==> flow/design.v <==
module conv1_buf #(
    parameter WIDTH     = 28,
    parameter HEIGHT    = 28,
    parameter DATA_BITS = 8
)(
    input                        clk,
    input                        rst_n,
    input                        valid_in,
    input  signed [DATA_BITS-1:0] data_in,
    output wire signed [DATA_BITS-1:0] data_out_0,  data_out_1,  data_out_2,  data_out_3,  data_out_4,
    output wire signed [DATA_BITS-1:0] data_out_5,  data_out_6,  data_out_7,  data_out_8,  data_out_9,
    output wire signed [DATA_BITS-1:0] data_out_10, data_out_11, data_out_12, data_out_13, data_out_14,
    output wire signed [DATA_BITS-1:0] data_out_15, data_out_16, data_out_17, data_out_18, data_out_19,
    output wire signed [DATA_BITS-1:0] data_out_20, data_out_21, data_out_22, data_out_23, data_out_24,
    output reg                   valid_out_buf
);
    reg [DATA_BITS-1:0] line1_regs [0:WIDTH-1];
    reg [DATA_BITS-1:0] line2_regs [0:WIDTH-1];
    reg [DATA_BITS-1:0] line3_regs [0:WIDTH-1];
    reg [DATA_BITS-1:0] line4_regs [0:WIDTH-1];
    reg [DATA_BITS-1:0] s0[0:4], s1[0:4], s2[0:4], s3[0:4], s4[0:4];
    reg [$clog2(WIDTH)-1:0]  col_cnt;
    reg [$clog2(HEIGHT)-1:0] row_cnt;
    integer i;
    always @(posedge clk) begin
        if (!rst_n) begin
            col_cnt <= 0;
            row_cnt <= 0;
            valid_out_buf <= 0; 
            for (i = 0; i < 5; i = i + 1) begin
                s0[i] <= 0; s1[i] <= 0; s2[i] <= 0; s3[i] <= 0; s4[i] <= 0;
            end
        end else if (valid_in) begin
            line4_regs[col_cnt] <= line3_regs[col_cnt];
            line3_regs[col_cnt] <= line2_regs[col_cnt];
            line2_regs[col_cnt] <= line1_regs[col_cnt];
            line1_regs[col_cnt] <= data_in;
            s4[0] <= line4_regs[col_cnt]; s4[1] <= s4[0]; s4[2] <= s4[1]; s4[3] <= s4[2]; s4[4] <= s4[3];
            s3[0] <= line3_regs[col_cnt]; s3[1] <= s3[0]; s3[2] <= s3[1]; s3[3] <= s3[2]; s3[4] <= s3[3];
            s2[0] <= line2_regs[col_cnt]; s2[1] <= s2[0]; s2[2] <= s2[1]; s2[3] <= s2[2]; s2[4] <= s2[3];
            s1[0] <= line1_regs[col_cnt]; s1[1] <= s1[0]; s1[2] <= s1[1]; s1[3] <= s1[2]; s1[4] <= s1[3];
            s0[0] <= data_in;             s0[1] <= s0[0]; s0[2] <= s0[1]; s0[3] <= s0[2]; s0[4] <= s0[3];
            if (col_cnt == WIDTH - 1) begin
                col_cnt <= 0;
                if (row_cnt == HEIGHT - 1) row_cnt <= 0;
                else row_cnt <= row_cnt + 1;
            end else begin
                col_cnt <= col_cnt + 1;
            end
            valid_out_buf <= (row_cnt >= 4) && (col_cnt >= 4 && col_cnt <= 27);
        end else begin
            valid_out_buf <= 1'b0;
        end
    end
    assign {data_out_0,  data_out_1,  data_out_2,  data_out_3,  data_out_4}  = {s4[4],s4[3],s4[2],s4[1],s4[0]};
    assign {data_out_5,  data_out_6,  data_out_7,  data_out_8,  data_out_9}  = {s3[4],s3[3],s3[2],s3[1],s3[0]};
    assign {data_out_10, data_out_11, data_out_12, data_out_13, data_out_14} = {s2[4],s2[3],s2[2],s2[1],s2[0]};
    assign {data_out_15, data_out_16, data_out_17, data_out_18, data_out_19} = {s1[4],s1[3],s1[2],s1[1],s1[0]};
    assign {data_out_20, data_out_21, data_out_22, data_out_23, data_out_24} = {s0[4],s0[3],s0[2],s0[1],s0[0]};
endmodule
module conv1_calc (
    input                       clk,
    input                       rst_n,
    input                       valid_out_buf,
    input    signed   [7:0]           data_out_0, data_out_1, data_out_2, data_out_3, data_out_4,
                                data_out_5, data_out_6, data_out_7, data_out_8, data_out_9,
                                data_out_10, data_out_11, data_out_12, data_out_13, data_out_14,
                                data_out_15, data_out_16, data_out_17, data_out_18, data_out_19,
                                data_out_20, data_out_21, data_out_22, data_out_23, data_out_24,
    output reg  signed [11:0]          conv_out_1, conv_out_2, conv_out_3,
    output reg                  valid_out_calc
);
    localparam P_STAGES = 7;  
       wire signed [7:0] b1 = 8'sh88;
       wire signed [7:0] b2 = 8'sh00;
       wire signed [7:0] b3 = 8'sh00;
    function signed [7:0] get_w1(input [4:0] addr);
        case(addr)
            5'd00: get_w1 = 8'sh00; 5'd01: get_w1 = 8'shcd; 5'd02: get_w1 = 8'shf9; 5'd03: get_w1 = 8'shef; 5'd04: get_w1 = 8'sh07; 
            5'd05: get_w1 = 8'sh43; 5'd06: get_w1 = 8'shef; 5'd07: get_w1 = 8'shdd; 5'd08: get_w1 = 8'shee; 5'd09: get_w1 = 8'sh13; 
            5'd10: get_w1 = 8'sh31; 5'd11: get_w1 = 8'sh38; 5'd12: get_w1 = 8'sh34; 5'd13: get_w1 = 8'sh19; 5'd14: get_w1 = 8'shfe; 
            5'd15: get_w1 = 8'sh11; 5'd16: get_w1 = 8'sh0c; 5'd17: get_w1 = 8'shfe; 5'd18: get_w1 = 8'shc8; 5'd19: get_w1 = 8'shb3; 
            5'd20: get_w1 = 8'shf0; 5'd21: get_w1 = 8'she1; 5'd22: get_w1 = 8'sh10; 5'd23: get_w1 = 8'sh3c; 5'd24: get_w1 = 8'sh7f; 
            default: get_w1 = 8'sh00;
        endcase
    endfunction
    function signed [7:0] get_w2(input [4:0] addr);
        case(addr)
            5'd00: get_w2 = 8'sh1e; 5'd01: get_w2 = 8'sh26; 5'd02: get_w2 = 8'sh24; 5'd03: get_w2 = 8'sh2e; 5'd04: get_w2 = 8'she6; 
            5'd05: get_w2 = 8'sh1b; 5'd06: get_w2 = 8'she2; 5'd07: get_w2 = 8'sh01; 5'd08: get_w2 = 8'sh21; 5'd09: get_w2 = 8'sh01; 
            5'd10: get_w2 = 8'sh2b; 5'd11: get_w2 = 8'shff; 5'd12: get_w2 = 8'sh15; 5'd13: get_w2 = 8'sh04; 5'd14: get_w2 = 8'sh0d; 
            5'd15: get_w2 = 8'sh0f; 5'd16: get_w2 = 8'she5; 5'd17: get_w2 = 8'she9; 5'd18: get_w2 = 8'shde; 5'd19: get_w2 = 8'sh2d; 
            5'd20: get_w2 = 8'shef; 5'd21: get_w2 = 8'shf2; 5'd22: get_w2 = 8'sh00; 5'd23: get_w2 = 8'sh13; 5'd24: get_w2 = 8'sh19; 
            default: get_w2 = 8'sh00;
        endcase
    endfunction
    function signed [7:0] get_w3(input [4:0] addr);
        case(addr)
            5'd00: get_w3 = 8'sh1f; 5'd01: get_w3 = 8'sh2f; 5'd02: get_w3 = 8'sh1e; 5'd03: get_w3 = 8'sh19; 5'd04: get_w3 = 8'sh17; 
            5'd05: get_w3 = 8'sh08; 5'd06: get_w3 = 8'sh03; 5'd07: get_w3 = 8'shfa; 5'd08: get_w3 = 8'sh0e; 5'd09: get_w3 = 8'sh28; 
            5'd10: get_w3 = 8'shbb; 5'd11: get_w3 = 8'sh35; 5'd12: get_w3 = 8'sh3f; 5'd13: get_w3 = 8'sh36; 5'd14: get_w3 = 8'sh05; 
            5'd15: get_w3 = 8'shc6; 5'd16: get_w3 = 8'shd5; 5'd17: get_w3 = 8'sh04; 5'd18: get_w3 = 8'shfb; 5'd19: get_w3 = 8'shea; 
            5'd20: get_w3 = 8'sh85; 5'd21: get_w3 = 8'sh80; 5'd22: get_w3 = 8'sh80; 5'd23: get_w3 = 8'sh80; 5'd24: get_w3 = 8'sh80; 
            default: get_w3 = 8'sh00;
        endcase
    endfunction
    reg [7:0] p_s0 [0:24]; 
    reg signed [15:0] product1_s1[0:24], product2_s1[0:24], product3_s1[0:24];
    reg signed [17:0] sum1_s2[0:12], sum2_s2[0:12], sum3_s2[0:12];
    reg signed [17:0] sum1_s3[0:6],  sum2_s3[0:6],  sum3_s3[0:6];
    reg signed [17:0] sum1_s4[0:3],  sum2_s4[0:3],  sum3_s4[0:3];
    reg signed [17:0] sum1_s5[0:1],  sum2_s5[0:1],  sum3_s5[0:1];
    reg signed [18:0] sum1_s6, sum2_s6, sum3_s6;
    reg [P_STAGES-1:0] valid_pipe;
    integer i;  
    always @(posedge clk) begin
        if (!rst_n) begin
            valid_pipe <= 0;
            valid_out_calc <= 0;
            conv_out_1 <= 0;
            conv_out_2 <= 0;
            conv_out_3 <= 0;
            for (i=0; i<25; i=i+1) begin p_s0[i] <= 0; product1_s1[i] <= 0; product2_s1[i] <= 0; product3_s1[i] <= 0; end
            for (i=0; i<13; i=i+1) begin sum1_s2[i] <= 0; sum2_s2[i] <= 0; sum3_s2[i] <= 0; end
            for (i=0; i<7; i=i+1)  begin sum1_s3[i] <= 0; sum2_s3[i] <= 0; sum3_s3[i] <= 0; end
            for (i=0; i<4; i=i+1)  begin sum1_s4[i] <= 0; sum2_s4[i] <= 0; sum3_s4[i] <= 0; end
            for (i=0; i<2; i=i+1)  begin sum1_s5[i] <= 0; sum2_s5[i] <= 0; sum3_s5[i] <= 0; end
            sum1_s6 <= 0; sum2_s6 <= 0; sum3_s6 <= 0;
        end else begin
            valid_pipe <= {valid_pipe[P_STAGES-2:0], valid_out_buf};
            valid_out_calc <= valid_pipe[P_STAGES-1];
            if (valid_out_buf) begin
                p_s0[0] <= data_out_0; p_s0[1] <= data_out_1; p_s0[2] <= data_out_2; p_s0[3] <= data_out_3; p_s0[4] <= data_out_4;
                p_s0[5] <= data_out_5; p_s0[6] <= data_out_6; p_s0[7] <= data_out_7; p_s0[8] <= data_out_8; p_s0[9] <= data_out_9;
                p_s0[10] <= data_out_10; p_s0[11] <= data_out_11; p_s0[12] <= data_out_12; p_s0[13] <= data_out_13; p_s0[14] <= data_out_14;
                p_s0[15] <= data_out_15; p_s0[16] <= data_out_16; p_s0[17] <= data_out_17; p_s0[18] <= data_out_18; p_s0[19] <= data_out_19;
                p_s0[20] <= data_out_20; p_s0[21] <= data_out_21; p_s0[22] <= data_out_22; p_s0[23] <= data_out_23; p_s0[24] <= data_out_24;
            end
            for (i = 0; i < 25; i = i + 1) begin
                product1_s1[i] <= $signed(p_s0[i]) * get_w1(i);
                product2_s1[i] <= $signed(p_s0[i]) * get_w2(i);
                product3_s1[i] <= $signed(p_s0[i]) * get_w3(i);
            end
            for (i = 0; i < 12; i = i + 1) begin
                sum1_s2[i] <= product1_s1[2*i] + product1_s1[2*i+1];
                sum2_s2[i] <= product2_s1[2*i] + product2_s1[2*i+1];
                sum3_s2[i] <= product3_s1[2*i] + product3_s1[2*i+1];
            end
            sum1_s2[12] <= product1_s1[24]; sum2_s2[12] <= product2_s1[24]; sum3_s2[12] <= product3_s1[24];
            for (i = 0; i < 6; i = i + 1) begin
                sum1_s3[i] <= sum1_s2[2*i] + sum1_s2[2*i+1];
                sum2_s3[i] <= sum2_s2[2*i] + sum2_s2[2*i+1];
                sum3_s3[i] <= sum3_s2[2*i] + sum3_s2[2*i+1];
            end
            sum1_s3[6] <= sum1_s2[12]; sum2_s3[6] <= sum2_s2[12]; sum3_s3[6] <= sum3_s2[12];
            sum1_s4[0] <= sum1_s3[0] + sum1_s3[1]; sum1_s4[1] <= sum1_s3[2] + sum1_s3[3]; sum1_s4[2] <= sum1_s3[4] + sum1_s3[5]; sum1_s4[3] <= sum1_s3[6];
            sum2_s4[0] <= sum2_s3[0] + sum2_s3[1]; sum2_s4[1] <= sum2_s3[2] + sum2_s3[3]; sum2_s4[2] <= sum2_s3[4] + sum2_s3[5]; sum2_s4[3] <= sum2_s3[6];
            sum3_s4[0] <= sum3_s3[0] + sum3_s3[1]; sum3_s4[1] <= sum3_s3[2] + sum3_s3[3]; sum3_s4[2] <= sum3_s3[4] + sum3_s3[5]; sum3_s4[3] <= sum3_s3[6];
            sum1_s5[0] <= sum1_s4[0] + sum1_s4[1]; sum1_s5[1] <= sum1_s4[2] + sum1_s4[3];
            sum2_s5[0] <= sum2_s4[0] + sum2_s4[1]; sum2_s5[1] <= sum2_s4[2] + sum2_s4[3];
            sum3_s5[0] <= sum3_s4[0] + sum3_s4[1]; sum3_s5[1] <= sum3_s4[2] + sum3_s4[3];
            sum1_s6 <= sum1_s5[0] + sum1_s5[1];
            sum2_s6 <= sum2_s5[0] + sum2_s5[1];
            sum3_s6 <= sum3_s5[0] + sum3_s5[1];
            if (valid_pipe[P_STAGES-1]) begin
                conv_out_1 <= ($signed(sum1_s6) >>> 7) + b1;
                conv_out_2 <= ($signed(sum2_s6) >>> 7) + b2;
                conv_out_3 <= ($signed(sum3_s6) >>> 7) + b3;
            end 
        end
    end
endmodule
 module conv1_layer (
   input clk,
   input rst_n,
   input valid_in,
   input signed [7:0] data_in,
   output signed [11:0] conv_out_1, conv_out_2, conv_out_3,
   output valid_out_conv
 );
 wire signed [7:0] data_out_0, data_out_1, data_out_2, data_out_3, data_out_4,
  data_out_5, data_out_6, data_out_7, data_out_8, data_out_9,
  data_out_10, data_out_11, data_out_12, data_out_13, data_out_14,
  data_out_15, data_out_16, data_out_17, data_out_18, data_out_19,
  data_out_20, data_out_21, data_out_22, data_out_23, data_out_24;
 wire valid_out_buf;
 conv1_buf #(.WIDTH(28), .HEIGHT(28), .DATA_BITS(8)) conv1_buf(
   .clk(clk),
   .rst_n(rst_n),
   .valid_in(valid_in),
   .data_in(data_in),
   .data_out_0(data_out_0),
   .data_out_1(data_out_1),
   .data_out_2(data_out_2),
   .data_out_3(data_out_3),
   .data_out_4(data_out_4),
   .data_out_5(data_out_5),
   .data_out_6(data_out_6),
   .data_out_7(data_out_7),
   .data_out_8(data_out_8),
   .data_out_9(data_out_9),
   .data_out_10(data_out_10),
   .data_out_11(data_out_11),
   .data_out_12(data_out_12),
   .data_out_13(data_out_13),
   .data_out_14(data_out_14),
   .data_out_15(data_out_15),
   .data_out_16(data_out_16),
   .data_out_17(data_out_17),
   .data_out_18(data_out_18),
   .data_out_19(data_out_19),
   .data_out_20(data_out_20),
   .data_out_21(data_out_21),
   .data_out_22(data_out_22),
   .data_out_23(data_out_23),
   .data_out_24(data_out_24),
   .valid_out_buf(valid_out_buf)
 );
 conv1_calc conv1_calc(
   .clk(clk),
   .rst_n(rst_n),
   .valid_out_buf(valid_out_buf),
   .data_out_0(data_out_0),
   .data_out_1(data_out_1),
   .data_out_2(data_out_2),
   .data_out_3(data_out_3),
   .data_out_4(data_out_4),
   .data_out_5(data_out_5),
   .data_out_6(data_out_6),
   .data_out_7(data_out_7),
   .data_out_8(data_out_8),
   .data_out_9(data_out_9),
   .data_out_10(data_out_10),
   .data_out_11(data_out_11),
   .data_out_12(data_out_12),
   .data_out_13(data_out_13),
   .data_out_14(data_out_14),
   .data_out_15(data_out_15),
   .data_out_16(data_out_16),
   .data_out_17(data_out_17),
   .data_out_18(data_out_18),
   .data_out_19(data_out_19),
   .data_out_20(data_out_20),
   .data_out_21(data_out_21),
   .data_out_22(data_out_22),
   .data_out_23(data_out_23),
   .data_out_24(data_out_24),
   .conv_out_1(conv_out_1),
   .conv_out_2(conv_out_2),
   .conv_out_3(conv_out_3),
   .valid_out_calc(valid_out_conv)
 );
 endmodule
### From RTL to reports: conv1_layer

Module conv1_layer before and after one edit of its RTL, step after step.
Lines under "original" count in the file above, lines under "edited" in the edited file.
"change" is "edited" less "original", of the values as shown; "rel. change" is that difference over "original", in percent.
Operators: Yosys type, input widths -> output width; for muxes data width and select width s.
Not given: n/a

| inputs | value |
|---|---|
| top | conv1_layer |
| clock | clk |
| library | sky130hd |
| timing corner | tt_025C_1v80 |

### Diff

Unified diff, file above to edited file.
This change comes from a script, not from a designer. The edited design behaves differently; no optimisation was intended.

```diff
@@ -151,5 +151,5 @@
                 sum1_s3[i] <= sum1_s2[2*i] + sum1_s2[2*i+1];
                 sum2_s3[i] <= sum2_s2[2*i] + sum2_s2[2*i+1];
-                sum3_s3[i] <= sum3_s2[2*i] + sum3_s2[2*i+1];
+                sum3_s3[i] <= sum3_s2[2*i] ^ sum3_s2[2*i+1];
             end
             sum1_s3[6] <= sum1_s2[12]; sum2_s3[6] <= sum2_s2[12]; sum3_s3[6] <= sum3_s2[12];
```

### Word-level counts

Counts by Yosys on the flattened word-level netlist (proc, flatten, opt, wreduce). Print and check cells are left out.
Yosys's memory passes give these memory sizes; they may raise the number of words (mostly to a power of two), join words into wider ones and drop unused or constant bits.

Cells by class:

| what | original | edited | change | rel. change (%) |
|---|---|---|---|---|
| add/sub/neg operators | 81 | 75 | -6 | -7.41 |
| $mul | 59 | 59 | 0 | 0.00 |
| $lt $le $gt $ge | 3 | 3 | 0 | 0.00 |
| equal/unequal tests | 2 | 2 | 0 | 0.00 |
| mux-type cells | 20 | 20 | 0 | 0.00 |
| bitwise logic cells | 0 | 6 | +6 | n/a |
| reductions and logical operators | 5 | 5 | 0 | 0.00 |

Operators by type and width:

| kind | original | edited | change | rel. change (%) |
|---|---|---|---|---|
| $add 18x18->18 | 28 | 22 | -6 | -21.43 |
| $xor 18x18->18 | 0 | 6 | +6 | n/a |
| $add 16x16->17 | 28 | 28 | 0 | 0.00 |
| $mul 8x6->14 const B | 21 | 21 | 0 | 0.00 |
| $mul 8x5->13 const B | 11 | 11 | 0 | 0.00 |
| $mul 8x7->15 const B | 10 | 10 | 0 | 0.00 |
| $mux 5 | 10 | 10 | 0 | 0.00 |
| $mul 8x4->12 const B | 9 | 9 | 0 | 0.00 |
| $mux 8 | 8 | 8 | 0 | 0.00 |
| $mul 8x8->16 const B | 5 | 5 | 0 | 0.00 |
| $neg 8->9 | 4 | 4 | 0 | 0.00 |
| $add 18x18->19 | 3 | 3 | 0 | 0.00 |
| $mul 8x3->11 const B | 3 | 3 | 0 | 0.00 |
| $add 16x10->17 | 2 | 2 | 0 | 0.00 |
| $add 16x8->17 | 2 | 2 | 0 | 0.00 |
| $add 18x14->18 | 2 | 2 | 0 | 0.00 |
| $add 18x16->18 | 2 | 2 | 0 | 0.00 |
| $add 5x1->5 const B | 2 | 2 | 0 | 0.00 |
| $eq 5x5->1 const B | 2 | 2 | 0 | 0.00 |
| $ge 5x3->1 const B | 2 | 2 | 0 | 0.00 |
| $logic_and 1x1->1 | 2 | 2 | 0 | 0.00 |
| $mux 1 | 2 | 2 | 0 | 0.00 |
| $neg 8->15 | 2 | 2 | 0 | 0.00 |
| $reduce_and 2->1 | 2 | 2 | 0 | 0.00 |
| $add 12x16->17 | 1 | 1 | 0 | 0.00 |
| $add 12x8->12 const B | 1 | 1 | 0 | 0.00 |
| $add 15x18->18 | 1 | 1 | 0 | 0.00 |
| $add 16x11->17 | 1 | 1 | 0 | 0.00 |

Not every row of either side is listed.

Storage and ports:

| what | original | edited | change | rel. change (%) |
|---|---|---|---|---|
| register bits | 2906 | 2906 | 0 | 0.00 |
| RAM bits | 896 | 896 | 0 | 0.00 |
| clocked read ports x word width | 32 | 32 | 0 | 0.00 |
| memories | 4 | 4 | 0 | 0.00 |
| elaborated cells | 385 | 385 | 0 | 0.00 |

Memories:

| what | original | edited |
|---|---|---|
| words x width with read and write ports | conv1_buf.line1_regs 28 x 8 bit 1R1W; conv1_buf.line2_regs 28 x 8 bit 1R1W; conv1_buf.line3_regs 28 x 8 bit 1R1W; conv1_buf.line4_regs 28 x 8 bit 1R1W | conv1_buf.line1_regs 28 x 8 bit 1R1W; conv1_buf.line2_regs 28 x 8 bit 1R1W; conv1_buf.line3_regs 28 x 8 bit 1R1W; conv1_buf.line4_regs 28 x 8 bit 1R1W |

### Logic depth

Longest topological path by Yosys (ltp), each cell counted once; first at word level (registers and memories cut), then after technology mapping (sequential cells cut; the memories' decode and read muxes count).

Depth:

| what | original | edited | change | rel. change (%) |
|---|---|---|---|---|
| depth after elaboration | 4 | 4 | 0 | 0.00 |
| ABC_AREA | 0 | 0 | n/a | n/a |
| mapped depth | 19 | 19 | 0 | 0.00 |

### After synthesis

The flow's flattened synthesis, as Yosys stat reports it; memories are mapped. The netlist is that of the ABC_AREA named above (0 if unset); the other value can give another one.

Mapped netlist:

| what | original | edited | change | rel. change (%) |
|---|---|---|---|---|
| standard cells after synthesis | 18217 | 17835 | -382 | -2.10 |
| chip area (Yosys) (µm²) | 191866.5 | 188480.8 | -3385.7 | -1.76 |
| flip-flop cells | 3536 | 3530 | -6 | -0.17 |

Cell types:

| cell type | original | edited | change | rel. change (%) |
|---|---|---|---|---|
| sky130_fd_sc_hd__ha_1 | 2361 | 2273 | -88 | -3.73 |
| sky130_fd_sc_hd__mux2i_1 | 463 | 522 | +59 | +12.74 |
| sky130_fd_sc_hd__xnor2_1 | 690 | 747 | +57 | +8.26 |
| sky130_fd_sc_hd__o21ai_0 | 582 | 530 | -52 | -8.93 |
| sky130_fd_sc_hd__a21o_1 | 524 | 472 | -52 | -9.92 |
| sky130_fd_sc_hd__clkbuf_1 | 417 | 379 | -38 | -9.11 |
| sky130_fd_sc_hd__buf_1 | 16 | 54 | +38 | +237.50 |
| sky130_fd_sc_hd__a211oi_1 | 114 | 77 | -37 | -32.46 |
| sky130_fd_sc_hd__o21a_1 | 228 | 194 | -34 | -14.91 |
| sky130_fd_sc_hd__o221ai_1 | 3 | 37 | +34 | +1133.33 |
| sky130_fd_sc_hd__inv_1 | 1578 | 1546 | -32 | -2.03 |
| sky130_fd_sc_hd__nand2_1 | 544 | 512 | -32 | -5.88 |
| sky130_fd_sc_hd__a21oi_1 | 764 | 734 | -30 | -3.93 |
| sky130_fd_sc_hd__nand3_1 | 98 | 126 | +28 | +28.57 |
| sky130_fd_sc_hd__nor4_1 | 44 | 16 | -28 | -63.64 |
| sky130_fd_sc_hd__mux4_2 | 248 | 224 | -24 | -9.68 |
| sky130_fd_sc_hd__nor2b_1 | 375 | 353 | -22 | -5.87 |
| sky130_fd_sc_hd__a311oi_1 | 37 | 15 | -22 | -59.46 |

Not every row of either side is listed.
By module: a second synthesis without flattening, with its own total; a netlist apart from the flattened one above.

Second synthesis, totals:

| what | original | edited | change | rel. change (%) |
|---|---|---|---|---|
| cell total of the unflattened synthesis | 18923 | 18204 | -719 | -3.80 |
| area (unflattened synthesis) (µm²) | 195766.5 | 189872.1 | -5894.4 | -3.01 |

Each row is one instance without its submodules.

By module, original:

| module | instances | cells | area (µm²) |
|---|---|---|---|
| conv1_calc | 1 | 16384 | 152885.4 |
| conv1_buf | 1 | 2539 | 42881.1 |
| conv1_layer | 1 | 0 | 0.0 |

By module, edited:

| module | instances | cells | area (µm²) |
|---|---|---|---|
| conv1_calc | 1 | 15672 | 147058.5 |
| conv1_buf | 1 | 2532 | 42813.6 |
| conv1_layer | 1 | 0 | 0.0 |

### Worst setup path after synthesis

OpenSTA on the mapped netlist: ideal clock, no wires. The path of least setup slack (recovery checks aside). Input and output delay are each 20% of the period. Register names are those of the netlist, which keeps one name where synthesis merged equal registers.

Timing post-synthesis:

| what | original | edited | change | rel. change (%) |
|---|---|---|---|---|
| kind | reg2reg | reg2reg | n/a | n/a |
| start point | register conv1_calc.p_s0[24][7] | register conv1_calc.p_s0[12][7] | n/a | n/a |
| end point | register (no name shown) | register (no name shown) | n/a | n/a |
| clock period (ns) | 5.0 | 5.0 | 0.0 | 0.00 |
| arrival (ns) | 4.956 | 4.868 | -0.088 | -1.78 |
| required time (ns) | 4.872 | 4.872 | 0.000 | 0.00 |
| path slack (ns) | -0.084 | 0.005 | +0.089 | n/a |
| path delay (ns) | 5.084 | 4.996 | -0.088 | -1.73 |
| driving pins on the path | 20 | 17 | -3 | -15.00 |
| synthesis period reached (ns) | 5.084 | 4.995 | -0.089 | -1.75 |

"path delay" = arrival - input delay + setup time.
"driving pins on the path" counts driving pins, that of a launching flip-flop among them; a cell with two outputs on the path counts twice.
"synthesis period reached" is the clock period less the worst setup slack; recovery checks do not enter. This is arithmetic on one report: input and output delays are still those of the set period (20% each).
Between the ends stands the longest chain of elaborated cells between them, by number of cells; it is not shown to be the way that was timed. Of several equally long chains one is given.
Each line given opens the expression or statement behind the cell; cells for indexed reads and writes are added by Yosys, which also makes memories of some case tables.

| on the way, post-synthesis, original | value |
|---|---|
| cell sequence | sky130_fd_sc_hd__dfxtp_1 -> sky130_fd_sc_hd__clkbuf_1 -> sky130_fd_sc_hd__buf_1 -> sky130_fd_sc_hd__inv_1 -> sky130_fd_sc_hd__ha_1 -> sky130_fd_sc_hd__xnor2_1 -> sky130_fd_sc_hd__fa_1 -> sky130_fd_sc_hd__inv_1 -> sky130_fd_sc_hd__fa_1 -> sky130_fd_sc_hd__inv_1 -> sky130_fd_sc_hd__fa_1 -> sky130_fd_sc_hd__inv_1 -> sky130_fd_sc_hd__ha_1 -> sky130_fd_sc_hd__a21o_1 -> sky130_fd_sc_hd__a21o_1 -> sky130_fd_sc_hd__a21o_1 -> sky130_fd_sc_hd__a21o_1 -> sky130_fd_sc_hd__a31oi_1 -> sky130_fd_sc_hd__xnor2_1 -> sky130_fd_sc_hd__nor2_1 |
| cells in the longest elaborated chain | 1 |
| elaborated cells between the ends (all ways) | 1 |
| those cells by class | mul (1) |

Ends and longest elaborated chain, post-synthesis, original:

| what | line | source |
|---|---|---|
| start: declaration | 107 | `reg [7:0] p_s0 [0:24];` |
| start: assignment | 123 |  |
| start: assignment | 137 | `p_s0[20] <= data_out_20; p_s0[21] <= data_out_21; p_s0[22] <= data_out_22; p_s0[23] <= data_out_23; p_s0[24] < ...` |
| $mul 8x8->16 | 140 |  |
| end: assignment | 123 |  |
| end: assignment | 140 |  |
| end: declaration | 108 |  |

| on the way, post-synthesis, edited | value |
|---|---|
| cell sequence | sky130_fd_sc_hd__dfxtp_1 -> sky130_fd_sc_hd__clkbuf_1 -> sky130_fd_sc_hd__inv_1 -> sky130_fd_sc_hd__fa_1 -> sky130_fd_sc_hd__inv_1 -> sky130_fd_sc_hd__fa_1 -> sky130_fd_sc_hd__fa_1 -> sky130_fd_sc_hd__inv_1 -> sky130_fd_sc_hd__fa_1 -> sky130_fd_sc_hd__inv_1 -> sky130_fd_sc_hd__ha_1 -> sky130_fd_sc_hd__nor3_1 -> sky130_fd_sc_hd__a2111oi_0 -> sky130_fd_sc_hd__a2111oi_0 -> sky130_fd_sc_hd__a21oi_1 -> sky130_fd_sc_hd__xnor2_1 -> sky130_fd_sc_hd__nor2_1 |
| cells in the longest elaborated chain | 1 |
| elaborated cells between the ends (all ways) | 1 |
| those cells by class | mul (1) |

Ends and longest elaborated chain, post-synthesis, edited:

| what | line | source |
|---|---|---|
| start: declaration | 107 | `reg [7:0] p_s0 [0:24];` |
| start: assignment | 123 |  |
| start: assignment | 135 | `p_s0[10] <= data_out_10; p_s0[11] <= data_out_11; p_s0[12] <= data_out_12; p_s0[13] <= data_out_13; p_s0[14] < ...` |
| $mul 8x7->15 | 142 |  |
| end: assignment | 123 |  |
| end: assignment | 142 |  |
| end: declaration | 108 |  |

### Timing after layout

From the final timing report of the runs of pair 1: the path of least setup slack in the routed layout; clock arrival at registers is part of the times.

Timing post-layout:

| what | original | edited | change | rel. change (%) |
|---|---|---|---|---|
| kind | reg2reg | reg2reg | n/a | n/a |
| start point | register conv1_calc.p_s0[6][2] | register conv1_calc.p_s0[10][6] | n/a | n/a |
| end point | register (no name shown) | register (no name shown) | n/a | n/a |
| clock period (ns) | 5.0 | 5.0 | 0.0 | 0.00 |
| arrival (ns) | 5.35 | 5.50 | +0.15 | +2.80 |
| required time (ns) | 5.80 | 5.86 | +0.06 | +1.03 |
| path slack (ns) | 0.45 | 0.36 | -0.09 | n/a |
| driving pins on the path | 18 | 16 | -2 | -11.11 |

Between the ends stands the longest chain of elaborated cells between them, by number of cells; it is not shown to be the way that was timed. Of several equally long chains one is given.

| on the way, post-layout, original | value |
|---|---|
| cell sequence | sky130_fd_sc_hd__dfxtp_1 -> sky130_fd_sc_hd__inv_1 -> sky130_fd_sc_hd__fa_1 -> sky130_fd_sc_hd__inv_1 -> sky130_fd_sc_hd__ha_1 -> sky130_fd_sc_hd__fa_1 -> sky130_fd_sc_hd__inv_1 -> sky130_fd_sc_hd__fa_1 -> sky130_fd_sc_hd__inv_1 -> sky130_fd_sc_hd__ha_1 -> sky130_fd_sc_hd__a21o_1 -> sky130_fd_sc_hd__a21oi_1 -> sky130_fd_sc_hd__o21ai_0 -> sky130_fd_sc_hd__a2111oi_1 -> sky130_fd_sc_hd__nor3_1 -> sky130_fd_sc_hd__a31oi_1 -> sky130_fd_sc_hd__xnor2_1 -> sky130_fd_sc_hd__nor2_1 |
| cells in the longest elaborated chain | 1 |
| elaborated cells between the ends (all ways) | 1 |
| those cells by class | mul (1) |

Ends and longest elaborated chain, post-layout, original:

| what | line | source |
|---|---|---|
| start: declaration | 107 | `reg [7:0] p_s0 [0:24];` |
| start: assignment | 123 |  |
| start: assignment | 134 | `p_s0[5] <= data_out_5; p_s0[6] <= data_out_6; p_s0[7] <= data_out_7; p_s0[8] <= data_out_8; p_s0[9] <= data_ou ...` |
| $mul 8x6->14 | 140 |  |
| end: assignment | 123 |  |
| end: assignment | 140 |  |
| end: declaration | 108 |  |

| on the way, post-layout, edited | value |
|---|---|
| cell sequence | sky130_fd_sc_hd__dfxtp_1 -> sky130_fd_sc_hd__inv_1 -> sky130_fd_sc_hd__ha_1 -> sky130_fd_sc_hd__inv_1 -> sky130_fd_sc_hd__fa_1 -> sky130_fd_sc_hd__fa_1 -> sky130_fd_sc_hd__inv_1 -> sky130_fd_sc_hd__fa_1 -> sky130_fd_sc_hd__inv_1 -> sky130_fd_sc_hd__ha_1 -> sky130_fd_sc_hd__a2111oi_1 -> sky130_fd_sc_hd__nor3_1 -> sky130_fd_sc_hd__a2111oi_2 -> sky130_fd_sc_hd__a21oi_1 -> sky130_fd_sc_hd__xnor2_1 -> sky130_fd_sc_hd__nor2_1 |
| cells in the longest elaborated chain | 1 |
| elaborated cells between the ends (all ways) | 1 |
| those cells by class | mul (1) |

Ends and longest elaborated chain, post-layout, edited:

| what | line | source |
|---|---|---|
| start: declaration | 107 | `reg [7:0] p_s0 [0:24];` |
| start: assignment | 123 |  |
| start: assignment | 135 | `p_s0[10] <= data_out_10; p_s0[11] <= data_out_11; p_s0[12] <= data_out_12; p_s0[13] <= data_out_13; p_s0[14] < ...` |
| $mul 8x8->16 | 142 |  |
| end: assignment | 123 |  |
| end: assignment | 142 |  |
| end: declaration | 108 |  |

### Measured runs

Runs of the flow (Yosys, OpenROAD) on both versions; the two runs of a pair have the same settings. The constraints put input and output delay at 20% of the set period each and load the outputs with 0.01 pF.

| settings, pair 1 | value |
|---|---|
| CORE_UTILIZATION | 40 |
| period_ns | 5.0 |
| CAP_MARGIN | 20 |
| CORE_MARGIN | 2 |
| SLEW_MARGIN | 20 |

Final reports, pair 1:

| what | original | edited | change | rel. change (%) |
|---|---|---|---|---|
| mapped cell area after synthesis (µm²) | 191866.5 | 188480.8 | -3385.7 | -1.76 |
| die size (µm²) | 485224.0 | 476707.0 | -8517.0 | -1.76 |
| standard-cell area after routing (µm²) | 213903.0 | 210371.0 | -3532.0 | -1.65 |
| utilization of the finished layout | 0.448 | 0.447 | -0.001 | n/a |
| worst slack on setup checks (ns) | 0.446 | 0.357 | -0.089 | n/a |
| lowest hold slack (ns) | 0.416 | 0.408 | -0.008 | n/a |
| power (mW) | 60.372 | 60.559 | +0.187 | +0.31 |

| settings, pair 2 | value |
|---|---|
| CAP_MARGIN | 20 |
| CELL_PAD_IN_SITES_GLOBAL_PLACEMENT | 2 |
| CORE_ASPECT_RATIO | 0.71 |
| CORE_MARGIN | 6 |
| CORE_UTILIZATION | 37 |
| TNS_END_PERCENT | 80 |
| period_ns | 6.29 |
| SLEW_MARGIN | 20 |

Final reports, pair 2:

| what | original | edited | change | rel. change (%) |
|---|---|---|---|---|
| mapped cell area after synthesis (µm²) | 191866.5 | 188480.8 | -3385.7 | -1.76 |
| die size (µm²) | 536240.0 | 526935.0 | -9305.0 | -1.74 |
| standard-cell area after routing (µm²) | 213869.0 | 210762.0 | -3107.0 | -1.45 |
| utilization of the finished layout | 0.415 | 0.416 | +0.001 | n/a |
| worst slack on setup checks (ns) | 1.425 | 1.243 | -0.182 | n/a |
| lowest hold slack (ns) | 0.424 | 0.430 | +0.006 | n/a |
| power (mW) | 48.561 | 48.476 | -0.085 | -0.18 |

"power": no workload was simulated; the value follows from the tool's default switching activity.
